==> flow/design.v <==
module alu(
    input   wire    [4:0]   opcode,
    input   wire    [15:0]  a,
    input   wire    [15:0]  b,
    output  logic   [15:0]  out
);
always_comb begin
    casez (opcode)
        5'd0:    out = a + b;
        5'd1:    out = a - b;
        5'd2:    out = $signed(a) * $signed(b);
        5'd3:    out = a & b;
        5'd4:     out = a | b;
        5'd5:    out = a ^ b;
        5'd6:    out = a << b;
        5'd7:    out = a >> b;
        5'd8:   out = $signed(a) >>> b;
        5'd9:     out = 16'(a == b);
        5'd10:    out = 16'(a != b);
        5'd11:     out = 16'($signed(a) < $signed(b));
        5'd12:     out = 16'($signed(a) <= $signed(b));
        5'd13:     out = 16'($signed(a) > $signed(b));
        5'd14:     out = 16'($signed(a) >= $signed(b));
        5'd15:    out = 16'(a < b);
        default: out = 16'b0;
    endcase
end
endmodule
module stack
#(
    parameter WIDTH = 5,  
    parameter SIZE  = 32
)
(
    input wire clk,
    input wire [WIDTH-1:0] mem_dout_addr0,
    output wire [15:0] mem_dout0,
    input wire [WIDTH-1:0] mem_dout_addr1,
    output wire [15:0] mem_dout1,
    input wire we,
    input wire [WIDTH-1:0] mem_din_addr,
    input wire [15:0] mem_din
);
reg [15:0] data [SIZE-1:0];
always @(posedge clk) begin
    if (we) begin
        data[mem_din_addr] <= mem_din;
    end
end
assign mem_dout0 = data[mem_dout_addr0];  
assign mem_dout1 = data[mem_dout_addr1];  
endmodule
module rstack
#(
    parameter WIDTH         = 4,
    parameter SIZE          = 16,
    parameter DATA_WIDTH    = 13
)
(
    input   wire                    clk,
    input   wire [WIDTH-1:0]        mem_dout_addr,
    output  wire [DATA_WIDTH-1:0]   mem_dout,
    input   wire                    we,
    input   wire [WIDTH-1:0]        mem_din_addr,
    input   wire [DATA_WIDTH-1:0]   mem_din
);
reg [DATA_WIDTH-1:0] data [SIZE-1:0];
always @(posedge clk) begin
    if (we) begin
        data[mem_din_addr] <= mem_din;
    end
end
assign mem_dout = data[mem_dout_addr];  
endmodule
module cpu
#(
    parameter CODE_ADDR_WIDTH   = 13,
    parameter DATA_ADDR_WIDTH   = 13,
    parameter STACK_DEPTH       = 5,
    parameter RSTACK_DEPTH      = 4,
    parameter FP                = (1 << 13) - (1 << 6) * 6 - 16 - 16 * 4
)
(
    input   wire                        clk,
    input   wire                        reset,           
    input   wire                        resume,          
    output  wire [CODE_ADDR_WIDTH-1:0]  code_addr,       
    input   wire [15:0]                 instruction,     
    output  wire [DATA_ADDR_WIDTH-1:0]  mem_addr,        
    input   wire [15:0]                 mem_din,         
    output  wire                        mem_dout_we,     
    output  wire [15:0]                 mem_dout         
);
reg     [STACK_DEPTH-1:0] sp;    
logic   [STACK_DEPTH-1:0] sp_new;
wire    [STACK_DEPTH-1:0] sp_plus_1  = sp + 1;
wire    [STACK_DEPTH-1:0] sp_minus_1 = sp - 1;
wire    [15:0] stack_top;        
logic   [15:0] stack_top_new;
wire    [15:0] stack_pre_top;    
logic write_to_stack;            
stack #(
    .WIDTH(STACK_DEPTH),
    .SIZE(1 << STACK_DEPTH)
)
stack(
    .clk(clk),
    .mem_dout_addr0(sp),
    .mem_dout0(stack_top),
    .mem_dout_addr1(sp_minus_1),
    .mem_dout1(stack_pre_top),
    .we(write_to_stack),
    .mem_din_addr(sp_new),
    .mem_din(stack_top_new)
);
reg     [RSTACK_DEPTH-1:0] rsp;              
logic   [RSTACK_DEPTH-1:0] rsp_new;
reg     [CODE_ADDR_WIDTH-1:0] rstack_top;    
logic   [CODE_ADDR_WIDTH-1:0] rstack_top_new;
logic write_to_rstack;                       
rstack #(
    .WIDTH(RSTACK_DEPTH),
    .SIZE(1 << RSTACK_DEPTH),
    .DATA_WIDTH(CODE_ADDR_WIDTH)
)
rstack(
    .clk(clk),
    .mem_dout_addr(rsp),
    .mem_dout(rstack_top),
    .we(write_to_rstack),
    .mem_din_addr(rsp_new),
    .mem_din(rstack_top_new)
);
wire [15:0] instr       = reset ? 18944 : instruction;  
wire [15:0] instr_simm9 = {{7{instr[8]}}, instr[8:0]};
wire [15:0] instr_imm13 = {3'b0, instr[12:0]};
wire [4:0]  opcode      = instr[14:10];
wire cmd_type   = instr[15];     
wire mode       = instr[9];      
reg     [CODE_ADDR_WIDTH-1:0] pc;    
logic   [CODE_ADDR_WIDTH-1:0] pc_new;
wire    [CODE_ADDR_WIDTH-1:0] pc_plus_1 = pc + 1;
wire    [CODE_ADDR_WIDTH-1:0] pc_jz     = (~|stack_top) ? instr_imm13[12:0] : pc_plus_1;
reg     [DATA_ADDR_WIDTH-1:0] fp;    
logic   [DATA_ADDR_WIDTH-1:0] fp_new;
reg     wait_flag;
logic   wait_flag_new;
assign code_addr = pc_new;
wire [DATA_ADDR_WIDTH-1:0] mem_abs_addr =  (mode ?
                                            fp :
                                            stack_top[DATA_ADDR_WIDTH-1:0]
                                            ) + instr_simm9[DATA_ADDR_WIDTH-1:0];
assign mem_dout_we   = (!cmd_type && opcode == 5'd17) ? 1'b1 : 1'b0;
assign mem_dout      = mode ? stack_top : stack_pre_top;
assign mem_addr = mem_abs_addr;
wire [15:0] alu_x = mode ? stack_top : stack_pre_top;
wire [15:0] alu_y = mode ? instr_simm9 : stack_top;
wire [15:0] alu_out;
wire is_alu = !cmd_type && opcode < 5'd16;
alu alu(
    .opcode(opcode),
    .a(alu_x),
    .b(alu_y),
    .out(alu_out)
);
always_comb begin
    casez ({cmd_type, opcode, wait_flag, resume})
        8'b?_??_???_?_1:     pc_new = pc_plus_1;          
        8'b?_??_???_1_0,                                  
        {1'b0, 5'd23, 2'b0}: pc_new = pc;                 
        8'b1_00_???_0_0,                                  
        8'b1_10_???_0_0:     pc_new = instr_imm13[12:0];  
        8'b1_01_???_0_0:     pc_new = pc_jz;              
        {1'b0, 5'd20, 2'b0}:  pc_new = rstack_top;         
        default:             pc_new = pc_plus_1;
    endcase
end
always_comb begin
    case ({cmd_type, opcode})
        {1'b0, 5'd18}: fp_new = fp - instr_simm9[DATA_ADDR_WIDTH-1:0];
        {1'b0, 5'd20}:    fp_new = fp + instr_simm9[DATA_ADDR_WIDTH-1:0];
        {1'b0, 5'd19}: fp_new = stack_top[DATA_ADDR_WIDTH-1:0];
        default:         fp_new = fp;
    endcase
end
always_comb begin
    casez ({cmd_type, opcode})
        6'b1_10_???: rstack_top_new = pc_plus_1;  
        default:     rstack_top_new = DATA_ADDR_WIDTH'('x);
    endcase
end
always_comb begin
    casez ({cmd_type, opcode})
        6'b1_10_???:  rsp_new = rsp + 1;  
        {1'b0, 5'd20}: rsp_new = rsp - 1;
        default:      rsp_new = rsp;
    endcase
end
always_comb begin
    casez ({cmd_type, opcode})
        6'b1_10_???: write_to_rstack = 1'b1;  
        default:     write_to_rstack = 1'b0;
    endcase
end
always_comb begin
    casez ({cmd_type, is_alu, opcode})
        {2'b00, 5'd16},
        7'b01?????:         sp_new = mode ? sp : sp_minus_1;     
        {2'b00, 5'd17}:    sp_new = mode ? sp_minus_1 : sp - 2;
        {2'b00, 5'd19},
        {7'b10_01_???}:     sp_new = sp_minus_1;                 
        {2'b00, 5'd21},
        {2'b00, 5'd22},
        7'b10_11_???:       sp_new = sp_plus_1;                  
        default:            sp_new = sp;                         
    endcase
end
always_comb begin
    casez ({cmd_type, is_alu, opcode})
        7'b01?????:         stack_top_new = alu_out;         
        {2'b00, 5'd21}: stack_top_new = instr_simm9;
        {2'b00, 5'd22}:  stack_top_new = mem_din;
        7'b10_11_???:       stack_top_new = instr_imm13;     
        default:            stack_top_new = 16'bx;
    endcase
end
always_comb begin
    casez ({cmd_type, is_alu, opcode})
        7'b01?????,                                  
        {2'b00, 5'd21},
        {2'b00, 5'd22},
        7'b10_11_???:       write_to_stack = 1'b1;   
        default:            write_to_stack = 1'b0;
    endcase
end
always_comb begin
    casez({cmd_type, opcode, resume})
        {1'b0, 5'd23, 1'b0}: wait_flag_new = 1'b1;
        {7'b?_?????_1}:      wait_flag_new = 1'b0;
        default:             wait_flag_new = wait_flag;
    endcase
end
always_ff @(posedge clk) begin
    if (reset) begin
        pc  <= {CODE_ADDR_WIDTH{1'b1}};
        sp  <= STACK_DEPTH'(0);
        rsp <= RSTACK_DEPTH'(0);
        fp  <= DATA_ADDR_WIDTH'(FP);
        wait_flag <= 1'b0;
    end else begin
        pc  <= pc_new;
        sp  <= sp_new;
        rsp <= rsp_new;
        fp  <= fp_new;
        wait_flag <= wait_flag_new;
    end
end
endmodule
-- Reports on cpu
Module cpu before and after one edit of its RTL, step after step.
Lines under "unedited" count in the file above, lines under "edited" in the edited file.
"difference" is "edited" less "unedited", of the values as shown.
Operators carry their Yosys type and port widths (W data, S select, Z words).
Cell names lack the library's common part.
The mark n/a stands for no value.
- top: cpu
- clock port: clk
- cell library: sky130hd
- library corner: tt_025C_1v80

-- Edit of the RTL
The edit as a unified diff against the file above.
The edit is scripted: it alters the design's behaviour and was not made to optimise anything.
begin of diff
@@ -157,5 +157,6 @@
 wire [15:0] alu_y = mode ? instr_simm9 : stack_top;
 wire [15:0] alu_out;
-wire is_alu = !cmd_type && opcode < 5'd16;
+logic is_alu;
+always_ff @(posedge clk) is_alu <= !cmd_type && opcode < 5'd16;
 alu alu(
     .opcode(opcode),
end of diff

-- Word-level counts
Yosys after proc, flatten, opt, wreduce and memory -nomap, before mapping. Print and check cells are not counted.
Memory sizes are those after Yosys's memory passes, which may raise the word count (mostly to a power of two), join words into wider ones and drop unused or constant bits.
- bit counts (element ; unedited ; edited ; difference):
    register bits ; 36 ; 37 ; +1
    clocked read ports x word width ; 29 ; 29 ; 0
    memory cells ; 2 ; 2 ; 0
    latch bits ; 0 ; 0 ; 0
    output and inout port bits ; 43 ; 43 ; 0
    word-level cells ; 107 ; 108 ; +1
    ROM bits ; 0 ; 0 ; 0
    input port bits ; 35 ; 35 ; 0
    RAM bits ; 720 ; 720 ; 0
- memories (element ; unedited ; edited):
    shape (words x width / read and write ports) ; stack.data 32 x 16 bit 2R1W; rstack.data 16 x 13 bit 1R1W ; stack.data 32 x 16 bit 2R1W; rstack.data 16 x 13 bit 1R1W
- cells by class (element ; unedited ; edited ; difference):
    divide/modulo/power cells ; 0 ; 0 ; 0
    equal/unequal tests ; 37 ; 37 ; 0
    shifts and indexed selects ; 3 ; 3 ; 0
    bitwise gates (word level) ; 3 ; 3 ; 0
    reduce/logical cells ; 13 ; 13 ; 0
    muxes and demuxes ; 26 ; 26 ; 0
    add/sub/neg operators ; 11 ; 11 ; 0
    $mul ; 1 ; 1 ; 0
    magnitude comparators ; 6 ; 6 ; 0
Operator kinds equal on both sides are left out: 58.

-- Logic depth
Longest topological path by Yosys (ltp), each cell counted once; first at word level (registers and memories cut), then after technology mapping (sequential cells cut; the memories' decode and read muxes count).
- depth (element ; unedited ; edited ; difference):
    depth after elaboration ; 7 ; 6 ; -1
    ABC_AREA ; 0 ; 0 ; n/a
    depth in mapped cells ; 41 ; 40 ; -1
    gate-level depth less buffers ; 32 ; 32 ; 0

-- After synthesis
Yosys stat after the flow's synthesis: flattened, memories mapped to cells. It holds for the ABC_AREA given above (unset counts as 0); a run with the other value may have another netlist.
- cells by type (cell type ; unedited ; edited ; difference):
    nor2_1 ; 245 ; 282 ; +37
    a21o_1 ; 42 ; 21 ; -21
    nor3_1 ; 35 ; 51 ; +16
    o21ai_0 ; 109 ; 94 ; -15
    o22a_1 ; 8 ; 23 ; +15
    mux2_2 ; 15 ; 28 ; +13
    buf_2 ; 24 ; 36 ; +12
    nand2_1 ; 242 ; 253 ; +11
    nand3_1 ; 64 ; 53 ; -11
    o211ai_1 ; 18 ; 29 ; +11
    buf_4 ; 13 ; 24 ; +11
    mux4_2 ; 316 ; 307 ; -9
    buf_8 ; 11 ; 2 ; -9
    o22ai_1 ; 38 ; 30 ; -8
    xor2_1 ; 29 ; 21 ; -8
    nor2b_1 ; 20 ; 12 ; -8
    a21oi_1 ; 109 ; 115 ; +6
    xnor2_1 ; 59 ; 65 ; +6
Cell types equal on both sides are left out: 18.
The list need not be complete.
- mapped netlist (element ; unedited ; edited ; difference):
    mapped cells ; 3301 ; 3343 ; +42
    synthesis area (um^2) ; 44813.0 ; 44855.5 ; +42.5
    buffers ; 207 ; 211 ; +4
    flip-flops ; 756 ; 757 ; +1
The figures by module come from a second, unflattened synthesis with its own total; it is not the netlist above.
- second synthesis, totals (element ; unedited ; edited ; difference):
    cell total of the unflattened synthesis ; 3822 ; 3921 ; +99
    area total of the unflattened synthesis (um^2) ; 45842.7 ; 46116.7 ; +274.0
Rows give one instance, submodules left out.
- by module, unedited (module ; cells ; area (um^2) ; times used):
    stack ; 1696 ; 24796.3 ; 1
    alu ; 1171 ; 8383.0 ; 1
    rstack ; 342 ; 7982.7 ; 1
    cpu ; 613 ; 4680.7 ; 1
- by module, edited (module ; cells ; area (um^2) ; times used):
    stack ; 1696 ; 24796.3 ; 1
    alu ; 1171 ; 8383.0 ; 1
    rstack ; 342 ; 7982.7 ; 1
    cpu ; 712 ; 4954.8 ; 1

-- Timing after synthesis
Source: OpenSTA report_checks on the synthesized netlist (no wires, ideal clock, input and output delay 20% of the period each), path of least setup slack; recovery checks are left aside. Register names are those of the netlist, which keeps one name where synthesis merged equal registers.
- timing after synthesis (element ; unedited ; edited ; difference):
    kind ; register to register ; input to register ; n/a
    from ; register sp[0] ; input instruction[9] ; n/a
    to ; memory stack.data[0][15] ; memory stack.data[0][15] ; n/a
    clock period (ns) ; 10.0 ; 10.0 ; 0.0
    path buffers ; 11 ; 6 ; -5
    arrival time (ns) ; 9.260 ; 9.313 ; +0.053
    launch time at the first pin (ns) ; 0.000 ; 2.000 ; +2.000
    stages on the path ; 37 ; 29 ; -8
    setup slack (ns) ; 0.396 ; 0.325 ; -0.071
    setup time (ns) ; 0.343 ; 0.362 ; +0.019
    path delay (ns) ; 9.603 ; 7.675 ; -1.928
    period reached after synthesis (ns) ; 9.604 ; 9.675 ; +0.071
"path delay" = arrival - input delay + setup time.
"stages on the path" counts driving pins, that of a launching flip-flop among them; a cell with two outputs on the path counts twice.
"period reached after synthesis" = period - worst setup slack (recovery checks aside). The figure is calculated, with input and output delays left at 20% of the set period.
Between the ends, after synthesis, unedited:
- path through: dfxtp_1 > buf_6 > buf_6 > buf_8 > buf_8 > buf_6 > clkinv_1 > ha_1 > buf_4 > buf_2 > buf_4 > buf_2 > buf_1 > mux4_2 > mux4_2 > o22ai_1 > a21oi_1 > buf_2 > ha_1 > fa_1 > inv_1 > fa_1 > inv_1 > fa_1 > fa_1 > fa_1 > inv_1 > fa_1 > inv_1 > ha_1 > and3_1 > a211o_1 > a21o_1 > a21oi_1 > xnor2_1 > o221ai_1 > a211o_1
- RTL lines, path after synthesis, unedited (element ; RTL line ; source):
    start, declared ; 94 ; reg     [STACK_DEPTH-1:0] sp;
    start, assigned ; 246 ; sp  <= STACK_DEPTH'(0);
    start, assigned ; 252 ; sp  <= sp_new;
    end, declared ; 44 ; reg [15:0] data [SIZE-1:0];
unedited: Chain of elaborated cells between the ends: none given.
Between the ends, after synthesis, edited:
- path through: clkbuf_1 > or2_2 > clkbuf_1 > buf_2 > buf_1 > nand2_1 > nand2_1 > clkbuf_1 > buf_1 > nand2_1 > fa_1 > fa_1 > inv_1 > fa_1 > fa_1 > inv_1 > fa_1 > fa_1 > xnor2_1 > xnor2_1 > xnor2_1 > xnor2_1 > xnor2_1 > xnor2_2 > xnor3_1 > xnor2_1 > xnor2_1 > a221oi_2 > o21ai_1
- RTL lines, path after synthesis, edited (element ; RTL line ; source):
    start, declared ; 88 ; input   wire [15:0]                 instruction,
    end, declared ; 44 ; reg [15:0] data [SIZE-1:0];
edited: Chain of elaborated cells between the ends: none given.

-- Timing after layout
Path of least setup slack in the final report of each run of pair 1 (OpenROAD, finished layout, wires in). Where an end is a register, its clock arrival counts in the times.
- timing post-layout (element ; unedited ; edited ; difference):
    kind ; register to register ; register to register ; n/a
    from ; register sp[1] ; register sp[1] ; n/a
    to ; memory stack.data[3][15] ; memory stack.data[14][15] ; n/a
    arrival time (ns) ; 9.68 ; 9.70 ; +0.02
    launch time at the first pin (ns) ; 0.67 ; 0.66 ; -0.01
    setup slack (ns) ; 0.44 ; 0.39 ; -0.05
    path buffers ; 3 ; 4 ; +1
    setup time (ns) ; 0.26 ; 0.28 ; +0.02
    stages on the path ; 31 ; 33 ; +2
    clock period (ns) ; 9.73 ; 9.73 ; 0.00
Between the ends, post-layout, unedited:
- path through: dfxtp_4 > clkinvlp_4 > ha_4 > buf_4 > buf_4 > mux4_2 > mux4_2 > mux2i_1 > o21ai_1 > ha_1 > inv_1 > fa_1 > fa_1 > inv_1 > fa_1 > fa_1 > inv_1 > fa_1 > fa_1 > xor2_1 > xnor2_1 > xnor2_1 > xnor2_1 > xnor2_1 > xnor2_1 > xnor2_1 > xnor3_1 > xnor2_1 > o221ai_1 > a211o_1 > buf_12
- RTL lines, path post-layout, unedited (element ; RTL line ; source):
    start, declared ; 94 ; reg     [STACK_DEPTH-1:0] sp;
    start, assigned ; 246 ; sp  <= STACK_DEPTH'(0);
    start, assigned ; 252 ; sp  <= sp_new;
    end, declared ; 44 ; reg [15:0] data [SIZE-1:0];
unedited: Chain of elaborated cells between the ends: none given.
Between the ends, post-layout, edited:
- path through: dfxtp_4 > inv_1 > ha_1 > a21boi_2 > xor2_4 > buf_4 > buf_4 > mux4_2 > o22ai_1 > a21o_1 > inv_1 > buf_4 > ha_1 > xor2_1 > ha_1 > a21oi_1 > fa_1 > fa_1 > fa_1 > inv_1 > fa_1 > inv_1 > fa_1 > inv_1 > ha_1 > and3_1 > a21oi_1 > a31oi_1 > xnor2_1 > xnor2_1 > a221oi_2 > o21ai_2 > buf_4
- RTL lines, path post-layout, edited (element ; RTL line ; source):
    start, declared ; 94 ; reg     [STACK_DEPTH-1:0] sp;
    start, assigned ; 247 ; sp  <= STACK_DEPTH'(0);
    start, assigned ; 253 ; sp  <= sp_new;
    end, declared ; 44 ; reg [15:0] data [SIZE-1:0];
edited: Chain of elaborated cells between the ends: none given.

-- Measured runs
Both versions went through the flow (Yosys, OpenROAD) with the same settings in each pair. Constraints: input delay and output delay 20% of the set period each, output load 0.01 pF.
Flow settings, pair 1:
- CORE_UTILIZATION at 40
- period_ns: 9.73
- CAP_MARGIN at 20
- CORE_MARGIN: 2
- SLEW_MARGIN: 20
- measured results, pair 1 (element ; unedited ; edited ; difference):
    reached clock period (ns) ; 9.294 ; 9.343 ; +0.049
    die size (um^2) ; 114724.0 ; 114833.0 ; +109.0
    setup TNS (ns) ; 0.000 ; 0.000 ; 0.000
    worst slack on setup checks (ns) ; 0.436 ; 0.387 ; -0.049
    standard-cell area after routing (um^2) ; 51257.9 ; 50930.1 ; -327.8
    worst hold slack in the final report (ns) ; 0.514 ; 0.488 ; -0.026
    netlist area reported by Yosys (um^2) ; 44813.0 ; 44855.5 ; +42.5
By "reached clock period" is meant the clock period of the run minus its worst setup slack. This is arithmetic on one report: input and output delays are still those of the set period (20% each).
